==> flow/design.v <==
module Registers  (
    input clk,
    input rst,
    input [31:0] in,
    output reg [31:0]  out
);
always @(posedge clk )
begin
    if(rst == 1'b1)
    begin
        out<=0;
    end
    else 
    begin
        out<=in;
    end
end
endmodule
module full_adder
(input i_bit1,input i_bit2, input i_carry,output o_sum,output o_carry);
wire g1,p1;
assign g1=i_bit1 & i_bit2;
assign p1=i_bit1 ^ i_bit2;
assign o_sum=p1 ^ i_carry;
assign o_carry = g1 | (p1&i_carry);
endmodule
module four_bit_adder(input [3:0] A,input [3:0]  B,input Cin,  output [3:0]  Sum,output   Cout);
    wire [3:0] C; 
    genvar i;
    generate
        for (i = 0; i < 4; i = i + 1) begin : loop
            full_adder FA(
                .i_bit1(A[i]),
                .i_bit2(B[i]),
                .i_carry(i == 0 ? Cin : C[i - 1]),
                .o_sum(Sum[i]),
                .o_carry(C[i])
            );
        end
    endgenerate
    assign Cout=C[3];
endmodule
module CSA  #(parameter N = 32)(input [N-1:0] A,input [N-1:0]  B,input Cin,  output [N-1:0]  Sum,output   Cout,output Overflow);
    wire [N-1:0] S0;
    wire [N-1:0] S1;
    wire [(N/4)-1:0] C0;
    wire [(N/4)-1:0] C1;
    wire [(N/4)-1:0] C;
    four_bit_adder A_inst(.A(A[3:0]),.B(B[3:0]),.Cin(Cin),.Sum(Sum[3:0]),.Cout(C[0])); 
    genvar i;
    generate
        for (i = 0; i < N/4-1; i = i + 1) begin : loop1
            four_bit_adder A0(
                .A(A[i*4+7:i*4+4]),
                .B(B[i*4+7:i*4+4]),
                .Cin(1'b0),
                .Sum(S0[i*4+7:i*4+4]),
                .Cout(C0[i+1])
            );
            four_bit_adder A1(
                .A(A[i*4+7:i*4+4]),
                .B(B[i*4+7:i*4+4]),
                .Cin(1'b1),
                .Sum(S1[i*4+7:i*4+4]),
                .Cout(C1[i+1])
            );
        end
    endgenerate
    genvar j;
    generate
    for (j = 0; j < N/4-1; j = j + 1) begin : loop2
        assign Sum[j*4+7:j*4+4] = C[j] ? S1[j*4+7:j*4+4] : S0[j*4+7:j*4+4];
        assign C[j+1] = C[j] ? C1[j+1] : C0[j+1];
    end
endgenerate
    assign Cout=C[(N/4)-1];
    assign Overflow=(A[N-1]==B[N-1]&&(A[N-1])!=Sum[N-1]);
endmodule
module normalizer
(input [23:0] A_mantissa,input [7:0] A_exponent, output  reg [22:0] O_mantissa ,output reg [7:0] O_exponent);
reg [23:0] temp_mantissa;
always @ (*)
begin 
    if(A_mantissa[23:0]==24'b000000000000000000000001)
    begin 
        temp_mantissa=A_mantissa<<23;
        O_exponent=A_exponent-23;
    end
    else if(A_mantissa[23:1]==23'b00000000000000000000001)
    begin 
        temp_mantissa=A_mantissa<<22;
        O_exponent=A_exponent-22;
    end
    else if(A_mantissa[23:2]==22'b0000000000000000000001)
    begin 
        temp_mantissa=A_mantissa<<21;
        O_exponent=A_exponent-21;
    end
    else if(A_mantissa[23:3]==21'b000000000000000000001)
    begin 
        temp_mantissa=A_mantissa<<20;
        O_exponent=A_exponent-20;
    end
    else if(A_mantissa[23:4]==20'b00000000000000000001)
    begin 
        temp_mantissa=A_mantissa<<19;
        O_exponent=A_exponent-19;
    end
    else if(A_mantissa[23:5]==19'b0000000000000000001)
    begin 
        temp_mantissa=A_mantissa<<18;
        O_exponent=A_exponent-18;
    end
    else if(A_mantissa[23:6]==18'b000000000000000001)
    begin 
        temp_mantissa=A_mantissa<<17;
        O_exponent=A_exponent-17;
    end
    else if(A_mantissa[23:7]==17'b00000000000000001)
    begin 
        temp_mantissa=A_mantissa<<16;
        O_exponent=A_exponent-16;
    end
    else if(A_mantissa[23:8]==16'b0000000000000001)
    begin 
        temp_mantissa=A_mantissa<<15;
        O_exponent=A_exponent-15;
    end
    else if(A_mantissa[23:9]==15'b000000000000001)
    begin 
        temp_mantissa=A_mantissa<<14;
        O_exponent=A_exponent-14;
    end
    else if(A_mantissa[23:10]==14'b00000000000001)
    begin 
        temp_mantissa=A_mantissa<<13;
        O_exponent=A_exponent-13;
    end
    else if(A_mantissa[23:11]==13'b0000000000001)
    begin 
        temp_mantissa=A_mantissa<<12;
        O_exponent=A_exponent-12;
    end
    else if(A_mantissa[23:12]==12'b000000000001)
    begin 
        temp_mantissa=A_mantissa<<11;
        O_exponent=A_exponent-11;
    end
    else if(A_mantissa[23:13]==11'b00000000001)
    begin 
        temp_mantissa=A_mantissa<<10;
        O_exponent=A_exponent-10;
    end
    else if(A_mantissa[23:14]==10'b0000000001)
    begin 
        temp_mantissa=A_mantissa<<9;
        O_exponent=A_exponent-9;
    end
    else if(A_mantissa[23:15]==9'b000000001)
    begin 
        temp_mantissa=A_mantissa<<8;
        O_exponent=A_exponent-8;
    end
    else if(A_mantissa[23:16]==8'b00000001)
    begin 
        temp_mantissa=A_mantissa<<7;
        O_exponent=A_exponent-7;
    end
    else if(A_mantissa[23:17]==7'b0000001)
    begin 
        temp_mantissa=A_mantissa<<6;
        O_exponent=A_exponent-6;
    end
    else if(A_mantissa[23:18]==6'b000001)
    begin 
        temp_mantissa=A_mantissa<<5;
        O_exponent=A_exponent-5;
    end
    else if(A_mantissa[23:19]==5'b00001)
    begin 
        temp_mantissa=A_mantissa<<4;
        O_exponent=A_exponent-4;
    end
    else if(A_mantissa[23:20]==4'b0001)
    begin 
        temp_mantissa=A_mantissa<<3;
        O_exponent=A_exponent-3;
    end
    else if(A_mantissa[23:21]==3'b001)
    begin 
        temp_mantissa=A_mantissa<<2;
        O_exponent=A_exponent-2;
    end
    else if(A_mantissa[23:22]==3'b01)
    begin 
        temp_mantissa=A_mantissa<<1;
        O_exponent=A_exponent-1;
    end
    else 
    begin
        temp_mantissa=A_mantissa;
        O_exponent=A_exponent;
    end 
O_mantissa=temp_mantissa[22:0];
end
endmodule
module FPA
(input [31:0] A, input [31:0] B, output [31:0] Sum,output Cout,output reg of);
reg  A_sign;
reg  B_sign;
reg  O_sign;
reg [7:0] A_exponent ;
reg [7:0] B_exponent ;
wire [7:0] O_exponent ;
reg [24:0] O_temp1_exponent ;
reg [24:0] O_temp2_exponent ;
reg [23:0] A_mantissa ;
reg [23:0] B_mantissa ;
reg [23:0] temp1_mantissa ;
reg [23:0] temp2_mantissa ;
reg [23:0] O_mantissa ;
reg [24:0] O_temp1_mantissa ;
reg [24:0] O_temp2_mantissa ;
reg [7:0] temp ;
wire [7:0] final_exponent ;
wire [22:0] final_mantissa ;
wire [7:0] pre_exponent ;
wire [22:0] pre_mantissa ;
reg [23:0] A_Adder ;
reg [23:0] B_Adder ;
wire [23:0] Sum_Adder ;
wire Cin ;
wire c ;
 CSA #(24) c1( A_Adder,B_Adder,Cin,Sum_Adder ,c ,overflow);
assign Cin=1'b0;
always @ (*)
begin
    A_sign=A[31];
    B_sign=B[31];
    A_exponent=A[30:23];
    B_exponent=B[30:23];
    A_mantissa = {1'b1,A[22:0]};
    B_mantissa ={1'b1,B[22:0]};
    if(A_exponent > B_exponent ) begin
        temp=A_exponent-B_exponent;
        O_temp1_exponent=A_exponent;
        B_mantissa=B_mantissa>>temp;
    end
    else if (A_exponent < B_exponent )begin
        temp=B_exponent-A_exponent;
        O_temp1_exponent=B_exponent;
        temp1_mantissa=A_mantissa>>temp;
        A_mantissa=temp1_mantissa;
    end
    else 
    begin
        O_temp1_exponent=A_exponent;
    end
    if(A_sign == B_sign )
    begin
        A_Adder=A_mantissa;
        B_Adder=B_mantissa;
        O_sign=A_sign;
        O_temp1_mantissa={c,Sum_Adder};
    end
     else 
    begin
        if(A_sign==1'b1)
        begin
            temp1_mantissa=~A_mantissa+1'b1;
            temp2_mantissa=B_mantissa;
            A_Adder=temp1_mantissa;
            B_Adder=temp2_mantissa;
            O_temp2_mantissa={c,Sum_Adder};
            if(A_mantissa>= B_mantissa)
            begin 
                O_temp1_mantissa=~O_temp2_mantissa+1;
                O_temp1_mantissa[24]=1'b0;
            end
            else
            begin 
                O_temp1_mantissa=O_temp2_mantissa;
                O_temp1_mantissa[24]=1'b0;
            end
        end
        else 
        begin
            temp1_mantissa=A_mantissa;
            temp2_mantissa=~B_mantissa+1'b1;
            A_Adder=temp1_mantissa;
            B_Adder=temp2_mantissa;
            O_temp2_mantissa={c,Sum_Adder};
            if(A_mantissa <= B_mantissa)
            begin 
                O_temp1_mantissa=~O_temp2_mantissa+1;
                O_temp1_mantissa[24]=1'b0;
            end
            else
            begin 
                O_temp1_mantissa=O_temp2_mantissa;
                O_temp1_mantissa[24]=1'b0;
            end
        end
        if(A_mantissa>B_mantissa)
            O_sign=A_sign;
        else if(A_mantissa<B_mantissa)
            O_sign=B_sign;
        else
        begin
            O_sign=1'b0;
        end
    end
    if(O_temp1_mantissa[24]==1'b1)
    begin
        O_temp2_exponent=O_temp1_exponent+25'd1;
        O_mantissa=O_temp1_mantissa[24:1];
        if(O_mantissa == 23'd0 &  O_temp1_exponent== A_exponent & O_temp1_exponent== B_exponent )
            begin
                O_temp1_exponent=23'd0;
            end
        else
            O_temp1_exponent=O_temp2_exponent;
    end else
    begin
        O_mantissa=O_temp1_mantissa[23:0];
        if(O_mantissa == 23'd0 &  O_temp1_exponent== A_exponent & O_temp1_exponent== B_exponent )
            begin
                O_temp1_exponent=23'd0;
            end
   end 
end
assign O_exponent=O_temp1_exponent;
normalizer N_instance( O_mantissa, O_exponent, pre_mantissa , pre_exponent);
always @ (*)
begin
    if(pre_exponent == 8'd255  || A[30:23] == 8'd255  || B[30:23] == 8'd255)
        of=1'b1;
    else
        of=1'b0;
end
assign final_exponent = of ? 8'd0 : pre_exponent;
assign final_mantissa = of ? 23'd0 : pre_mantissa;
assign Sum={O_sign & ~of,final_exponent,final_mantissa};
assign Cout=O_temp1_mantissa[24];
endmodule
module FPA_final (
input clk,
input rst,
input [31 : 0] in1,
input [31 : 0] in2,
output [31 : 0] OUT
);
wire [31 : 0]A;
wire [31 : 0]B;
wire [31 : 0]C;
Registers operand1_reg (clk,rst, in1, A);
Registers operand2_reg (clk, rst, in2, B);
FPA B1 ( .A(A), .B(B), .Sum(C), .Cout(), .of());
Registers output_reg (clk,rst, C, OUT);
endmodule
=== Step by step through the tools: FPA_final ===
Tool output for the design above, in the order of the flow.
Lines are those of the file above, counted from 1.
A cell with -- has no value.

* Design top: FPA_final
* Clock input: clk
* Standard-cell library: sky130hd
* Library corner: tt_025C_1v80

=== After elaboration ===
Yosys after proc, flatten, opt, wreduce and memory -nomap, before mapping. Memory bits, and registers merged into a memory's read port (data or address), are not among the register bits. Print and check cells are not counted. Equal cells are merged and count once.

* Bitwise gates (word level): 166
* Order comparisons: 6
* Muxes and demuxes: 76
* Add/subtract/negate cells: 29
* Shift-type cells: 2
* Equality and inequality tests: 29
* Reduce/logical cells: 28

{| class="wikitable"
|+ Operator list
! operator !! number
|-
| two-way mux 23 bit || 22
|-
| two-way mux 24 bit || 11
|-
| two-way mux 8 bit || 28
|-
| adder 24 x 1 -> 24 bit (second input constant) || 3
|-
| inverter 24 bit || 3
|-
| subtractor 8 x 4 -> 8 bit (second input constant) || 8
|-
| subtractor 8 x 5 -> 8 bit (second input constant) || 8
|-
| bitwise AND 1 bit || 62
|-
| XOR 1 bit || 57
|-
| >> shifter 24 x 8 -> 24 bit || 2
|-
| zero test 24 bit || 2
|-
| OR 1 bit || 38
|-
| subtractor 8 x 3 -> 8 bit (second input constant) || 4
|-
| OR reduction 25 bit || 1
|-
| two-way mux 25 bit || 1
|-
| equality test 24 x 1 -> 1 bit (second input constant) || 1
|-
| greater-or-equal comparator 24 bit || 1
|-
| greater-than comparator 24 bit || 1
|-
| <= comparator 24 bit || 1
|-
| < comparator 24 bit || 1
|-
| OR reduction 24 bit || 1
|-
| equality test 8 bit (second input constant) || 3
|-
| equality test 23 x 1 -> 1 bit (second input constant) || 1
|-
| OR reduction 23 bit || 1
|-
| equality test 22 x 1 -> 1 bit (second input constant) || 1
|-
| OR reduction 22 bit || 1
|-
| equality test 21 x 1 -> 1 bit (second input constant) || 1
|-
| OR reduction 21 bit || 1
|}

Not listed: further kinds 50, cells in them 71.

* Register bits: 96
* Output and inout port bits: 32

=== Logic depth ===
Yosys ltp: most cells in a row. Word level: on the elaborated netlist, between registers, memories and ports. Mapped: between sequential cells and ports; inverters and the memories' decode and read muxes count.

* Depth in word-level cells: 61
* ABC_AREA: 1
* Mapped depth: 119
* Depth with buffers taken out: 114

=== Netlist ===
Yosys stat after the flow's synthesis: flattened, memories mapped to cells. It holds for the ABC_AREA given above (unset counts as 0); a run with the other value may have another netlist.

{| class="wikitable"
|+ Cell types
! cell !! number
|-
| sky130_fd_sc_hd__nand2_1 || 703
|-
| sky130_fd_sc_hd__dfxtp_1 || 96
|-
| sky130_fd_sc_hd__inv_1 || 415
|-
| sky130_fd_sc_hd__nor2_1 || 300
|-
| sky130_fd_sc_hd__o21ai_0 || 216
|-
| sky130_fd_sc_hd__ha_1 || 72
|-
| sky130_fd_sc_hd__nand3_1 || 178
|-
| sky130_fd_sc_hd__a21oi_1 || 168
|-
| sky130_fd_sc_hd__xor2_1 || 84
|-
| sky130_fd_sc_hd__fa_1 || 20
|-
| sky130_fd_sc_hd__o221ai_1 || 36
|-
| sky130_fd_sc_hd__o211ai_1 || 40
|-
| sky130_fd_sc_hd__clkbuf_1 || 74
|-
| sky130_fd_sc_hd__nor3_1 || 52
|-
| sky130_fd_sc_hd__nand4_1 || 34
|-
| sky130_fd_sc_hd__o22ai_1 || 34
|-
| sky130_fd_sc_hd__inv_2 || 34
|-
| sky130_fd_sc_hd__nand2_2 || 19
|}

Not listed: further types 49, cells in them 270.

* Mapped flip-flops: 96
* Sequential area: 1921.8 um^2
* Synthesis area: 15934.0 um^2
* Cells in the netlist: 2845

=== Timing after synthesis ===
OpenSTA on the mapped netlist: ideal clock, no wires. The path of least setup slack (recovery checks aside). Input and output delay are each 20% of the period. Register names are those of the netlist, which keeps one name where synthesis merged equal registers.

* Path type: reg2reg
* Start: reg operand1_reg.out[23]
* End: reg output_reg.out[13]
* Path buffers: 5
* Path delay: 15596 ps
* Stages on the path: 113
* Setup time: 123 ps
* Arrival time: 15473 ps
* Slack: 6404 ps
* Time at the first pin: 0 ps
* Clock period: 22000 ps
* Synthesis period reached: 15596 ps

"path delay" is the arrival time less input delay plus setup time.
"stages on the path": output pins that drive a net of the path, with the launching flip-flop's if there is one; two outputs of one cell count as two.
"synthesis period reached" = period - worst setup slack (recovery checks aside). The figure is calculated, with input and output delays left at 20% of the set period.
The rows between start and end are the longest chain of elaborated cells between them; the timing report does not say that the signal goes this way. Where chains are equally long, one stands for them.
Each line given opens the expression or statement behind the cell; cells for indexed reads and writes are added by Yosys, which also makes memories of some case tables.

* Cell sequence: sky130_fd_sc_hd__dfxtp_1 -> sky130_fd_sc_hd__inv_1 -> sky130_fd_sc_hd__ha_1 -> sky130_fd_sc_hd__inv_1 -> sky130_fd_sc_hd__fa_1 -> sky130_fd_sc_hd__nand3_1 -> sky130_fd_sc_hd__nand3_1 -> sky130_fd_sc_hd__nand2_1 -> sky130_fd_sc_hd__nand2_2 -> sky130_fd_sc_hd__nand2_4 -> sky130_fd_sc_hd__inv_2 -> sky130_fd_sc_hd__buf_6 -> sky130_fd_sc_hd__nand2_2 -> sky130_fd_sc_hd__nand2_2 -> sky130_fd_sc_hd__nor2_4 -> sky130_fd_sc_hd__buf_6 -> sky130_fd_sc_hd__buf_6 -> sky130_fd_sc_hd__inv_1 -> [... 77 more ...] -> sky130_fd_sc_hd__nand2_1 -> sky130_fd_sc_hd__nand2_1 -> sky130_fd_sc_hd__nand2_1 -> sky130_fd_sc_hd__nand2_1 -> sky130_fd_sc_hd__nand2_1 -> sky130_fd_sc_hd__nand2_1 -> sky130_fd_sc_hd__nand2_1 -> sky130_fd_sc_hd__nand2_1 -> sky130_fd_sc_hd__nand2_1 -> sky130_fd_sc_hd__nand2_1 -> sky130_fd_sc_hd__nand2_1 -> sky130_fd_sc_hd__nand2_1 -> sky130_fd_sc_hd__nand2_1 -> sky130_fd_sc_hd__nand4_1 -> sky130_fd_sc_hd__and2_4 -> sky130_fd_sc_hd__buf_6 -> sky130_fd_sc_hd__nand3_1 -> sky130_fd_sc_hd__nor2_1
* Length of the longest elaborated chain: 60

{| class="wikitable"
|+ Ends and longest elaborated chain, post-synthesis
! what !! RTL line !! source
|-
| start, declared || 5 || <nowiki>output reg [31:0]  out</nowiki>
|-
| start, assigned || 11 || <nowiki>out<=0;</nowiki>
|-
| start, assigned || 15 || <nowiki>out<=in;</nowiki>
|-
| subtractor 8 bit || 250 || <nowiki>temp=B_exponent-A_exponent;</nowiki>
|-
| >> shifter 24 x 8 -> 24 bit || 252 || <nowiki>temp1_mantissa=A_mantissa>>temp;</nowiki>
|-
| two-way mux 24 bit || 249 || <nowiki>else if (A_exponent < B_exponent )begin</nowiki>
|-
| two-way mux 24 bit || 244 || <nowiki>if(A_exponent > B_exponent ) begin</nowiki>
|-
| inverter 24 bit || 270 || <nowiki>temp1_mantissa=~A_mantissa+1'b1;</nowiki>
|-
| adder 24 x 1 -> 24 bit || 270 ||
|-
| two-way mux 24 bit || 268 || <nowiki>if(A_sign==1'b1)</nowiki>
|-
| [... 45 more ...] || -- ||
|-
| two-way mux 8 bit || 94 || <nowiki>else if(A_mantissa[23:2]==22'b0000000000000000000001)</nowiki>
|-
| two-way mux 8 bit || 89 || <nowiki>else if(A_mantissa[23:1]==23'b00000000000000000000001)</nowiki>
|-
| two-way mux 8 bit || 84 || <nowiki>if(A_mantissa[23:0]==24'b000000000000000000000001)</nowiki>
|-
| equality test 8 bit || 336 || <nowiki>if(pre_exponent == 8'd255  || A[30:23] == 8'd255  || B[30:23] == 8'd255)</nowiki>
|-
| logical OR 1 bit (2 in a row) || 336 ||
|-
| two-way mux 1 bit || 336 ||
|-
| OR reduction 12 bit || -- ||
|-
| end, assigned || 11 ||
|-
| end, assigned || 15 ||
|-
| end, declared || 5 ||
|}

=== Timing after layout ===
Path of least setup slack in the final report of flow run 4 (OpenROAD, finished layout, wires in). Where an end is a register, its clock arrival counts in the times.
The path's times are printed in steps of 10 ps; the period is the one set.

* Path type: reg2reg
* Start: reg operand1_reg.out[23]
* End: reg output_reg.out[13]
* Setup time: 110 ps
* Clock period: 12100 ps
* Stages on the path: 103
* Path buffers: 5
* Time at the first pin: 390 ps
* Slack: -2770 ps
* Arrival time: 15140 ps

The rows between start and end are the longest chain of elaborated cells between them; the timing report does not say that the signal goes this way. Where chains are equally long, one stands for them.

* Cell sequence: sky130_fd_sc_hd__dfxtp_2 -> sky130_fd_sc_hd__inv_2 -> sky130_fd_sc_hd__ha_4 -> sky130_fd_sc_hd__inv_2 -> sky130_fd_sc_hd__fa_2 -> sky130_fd_sc_hd__nand3_2 -> sky130_fd_sc_hd__nand3_2 -> sky130_fd_sc_hd__nand2_2 -> sky130_fd_sc_hd__nand2_2 -> sky130_fd_sc_hd__nand2_4 -> sky130_fd_sc_hd__inv_4 -> sky130_fd_sc_hd__nand2_2 -> sky130_fd_sc_hd__nand2_2 -> sky130_fd_sc_hd__nor2_4 -> sky130_fd_sc_hd__clkinv_4 -> sky130_fd_sc_hd__nor2_4 -> sky130_fd_sc_hd__buf_4 -> sky130_fd_sc_hd__nand2_1 -> [... 67 more ...] -> sky130_fd_sc_hd__nand2_1 -> sky130_fd_sc_hd__nand3_1 -> sky130_fd_sc_hd__nand2_1 -> sky130_fd_sc_hd__nand2_1 -> sky130_fd_sc_hd__nand2_1 -> sky130_fd_sc_hd__nand2_1 -> sky130_fd_sc_hd__nand2_1 -> sky130_fd_sc_hd__nand2_1 -> sky130_fd_sc_hd__nand2_1 -> sky130_fd_sc_hd__nand2_1 -> sky130_fd_sc_hd__nand2_1 -> sky130_fd_sc_hd__nand2_1 -> sky130_fd_sc_hd__nor2_1 -> sky130_fd_sc_hd__nand4_1 -> sky130_fd_sc_hd__buf_4 -> sky130_fd_sc_hd__and2_4 -> sky130_fd_sc_hd__nand3_4 -> sky130_fd_sc_hd__nor2_1
* Length of the longest elaborated chain: 60

{| class="wikitable"
|+ Ends and longest elaborated chain, post-layout
! what !! RTL line !! source
|-
| start, declared || 5 || <nowiki>output reg [31:0]  out</nowiki>
|-
| start, assigned || 11 || <nowiki>out<=0;</nowiki>
|-
| start, assigned || 15 || <nowiki>out<=in;</nowiki>
|-
| subtractor 8 bit || 250 || <nowiki>temp=B_exponent-A_exponent;</nowiki>
|-
| >> shifter 24 x 8 -> 24 bit || 252 || <nowiki>temp1_mantissa=A_mantissa>>temp;</nowiki>
|-
| two-way mux 24 bit || 249 || <nowiki>else if (A_exponent < B_exponent )begin</nowiki>
|-
| two-way mux 24 bit || 244 || <nowiki>if(A_exponent > B_exponent ) begin</nowiki>
|-
| inverter 24 bit || 270 || <nowiki>temp1_mantissa=~A_mantissa+1'b1;</nowiki>
|-
| adder 24 x 1 -> 24 bit || 270 ||
|-
| two-way mux 24 bit || 268 || <nowiki>if(A_sign==1'b1)</nowiki>
|-
| [... 45 more ...] || -- ||
|-
| two-way mux 8 bit || 94 || <nowiki>else if(A_mantissa[23:2]==22'b0000000000000000000001)</nowiki>
|-
| two-way mux 8 bit || 89 || <nowiki>else if(A_mantissa[23:1]==23'b00000000000000000000001)</nowiki>
|-
| two-way mux 8 bit || 84 || <nowiki>if(A_mantissa[23:0]==24'b000000000000000000000001)</nowiki>
|-
| equality test 8 bit || 336 || <nowiki>if(pre_exponent == 8'd255  || A[30:23] == 8'd255  || B[30:23] == 8'd255)</nowiki>
|-
| logical OR 1 bit (2 in a row) || 336 ||
|-
| two-way mux 1 bit || 336 ||
|-
| OR reduction 12 bit || -- ||
|-
| end, assigned || 11 ||
|-
| end, assigned || 15 ||
|-
| end, declared || 5 ||
|}

Top module FPA_final; platform sky130hd; tools Yosys and OpenROAD; 4 stored runs in no particular order. Input and output delays are each 20% of the period that was set; the output load is 0.01 pF.
"reached clock period" is the run's clock period less its worst setup slack. It is reckoned from that one timing run; input and output delays stay at 20% of the period that was set.
"allowed time less slack (worst setup path)" is the time allowed to the run's worst setup path (the clock period less input and output delay, where it has them) less its slack. Clock arrival times count: a late capture clock shortens it, a late launch clock lengthens it.
By "power consumption" is meant OpenSTA's value without simulated activity: inputs other than the clock are taken to toggle once in ten clock periods, and the tool carries that through the logic.
"allowed time less slack (worst setup path)" is known to 10 ps.

=== Flow run 1 ===
{| class="wikitable"
! Setting !! Value
|-
| CORE_MARGIN || 9
|-
| CORE_UTILIZATION || 50
|-
| CTS_CLUSTER_SIZE || 23
|-
| GPL_TIMING_DRIVEN || 0
|-
| HOLD_SLACK_MARGIN || 0.05
|-
| MAX_ROUTING_LAYER || met5
|-
| MIN_ROUTING_LAYER || met2
|-
| PLACE_DENSITY_LB_ADDON || 0.25
|-
| TNS_END_PERCENT || 20
|-
| period_ns || 20.0
|-
| CAP_MARGIN || 20
|-
| SLEW_MARGIN || 20
|}
Did not finish, routing stopped with GRT-0116.

=== Flow run 2 ===
{| class="wikitable"
! Setting !! Value
|-
| CAP_MARGIN || 40
|-
| CELL_PAD_IN_SITES_DETAIL_PLACEMENT || 2
|-
| CORE_UTILIZATION || 66
|-
| CTS_CLUSTER_SIZE || 93
|-
| GPL_TIMING_DRIVEN || 0
|-
| MAX_ROUTING_LAYER || met4
|-
| MIN_ROUTING_LAYER || met2
|-
| SETUP_SLACK_MARGIN || -0.65
|-
| period_ns || 27.1
|-
| CORE_MARGIN || 2
|-
| SLEW_MARGIN || 20
|}
Did not finish, placement stopped with DPL-0033.

=== Flow run 3 ===
{| class="wikitable"
! Setting !! Value
|-
| CORE_MARGIN || 9
|-
| CORE_UTILIZATION || 50
|-
| GPL_TIMING_DRIVEN || 0
|-
| MAX_ROUTING_LAYER || met4
|-
| MIN_ROUTING_LAYER || met2
|-
| PLACE_DENSITY_LB_ADDON || 0.25
|-
| period_ns || 22.0
|-
| CAP_MARGIN || 20
|-
| SLEW_MARGIN || 20
|}
Did not finish, routing stopped with GRT-0116.

=== Flow run 4 ===
{| class="wikitable"
! Setting !! Value
|-
| ABC_AREA || 1
|-
| CELL_PAD_IN_SITES_GLOBAL_PLACEMENT || 1
|-
| CORE_MARGIN || 3
|-
| CORE_UTILIZATION || 40
|-
| CTS_CLUSTER_SIZE || 35
|-
| GPL_TIMING_DRIVEN || 1
|-
| HOLD_SLACK_MARGIN || 0.14
|-
| MIN_ROUTING_LAYER || met1
|-
| SLEW_MARGIN || 15
|-
| period_ns || 12.1
|-
| CAP_MARGIN || 20
|-
! Result !! Value
|-
| Synthesized cell area || 15934.0 um^2
|-
| Total die area || 42265.2 um^2
|-
| Final utilization || 61.7%
|-
| Lowest setup slack || -2768 ps
|-
| Worst hold slack || 748 ps
|-
| Power consumption || 7.156 mW
|-
| Reached clock period || 14868 ps
|-
| Allowed time less slack (worst setup path) || 14870 ps
|-
| Critical path kind || reg2reg
|}
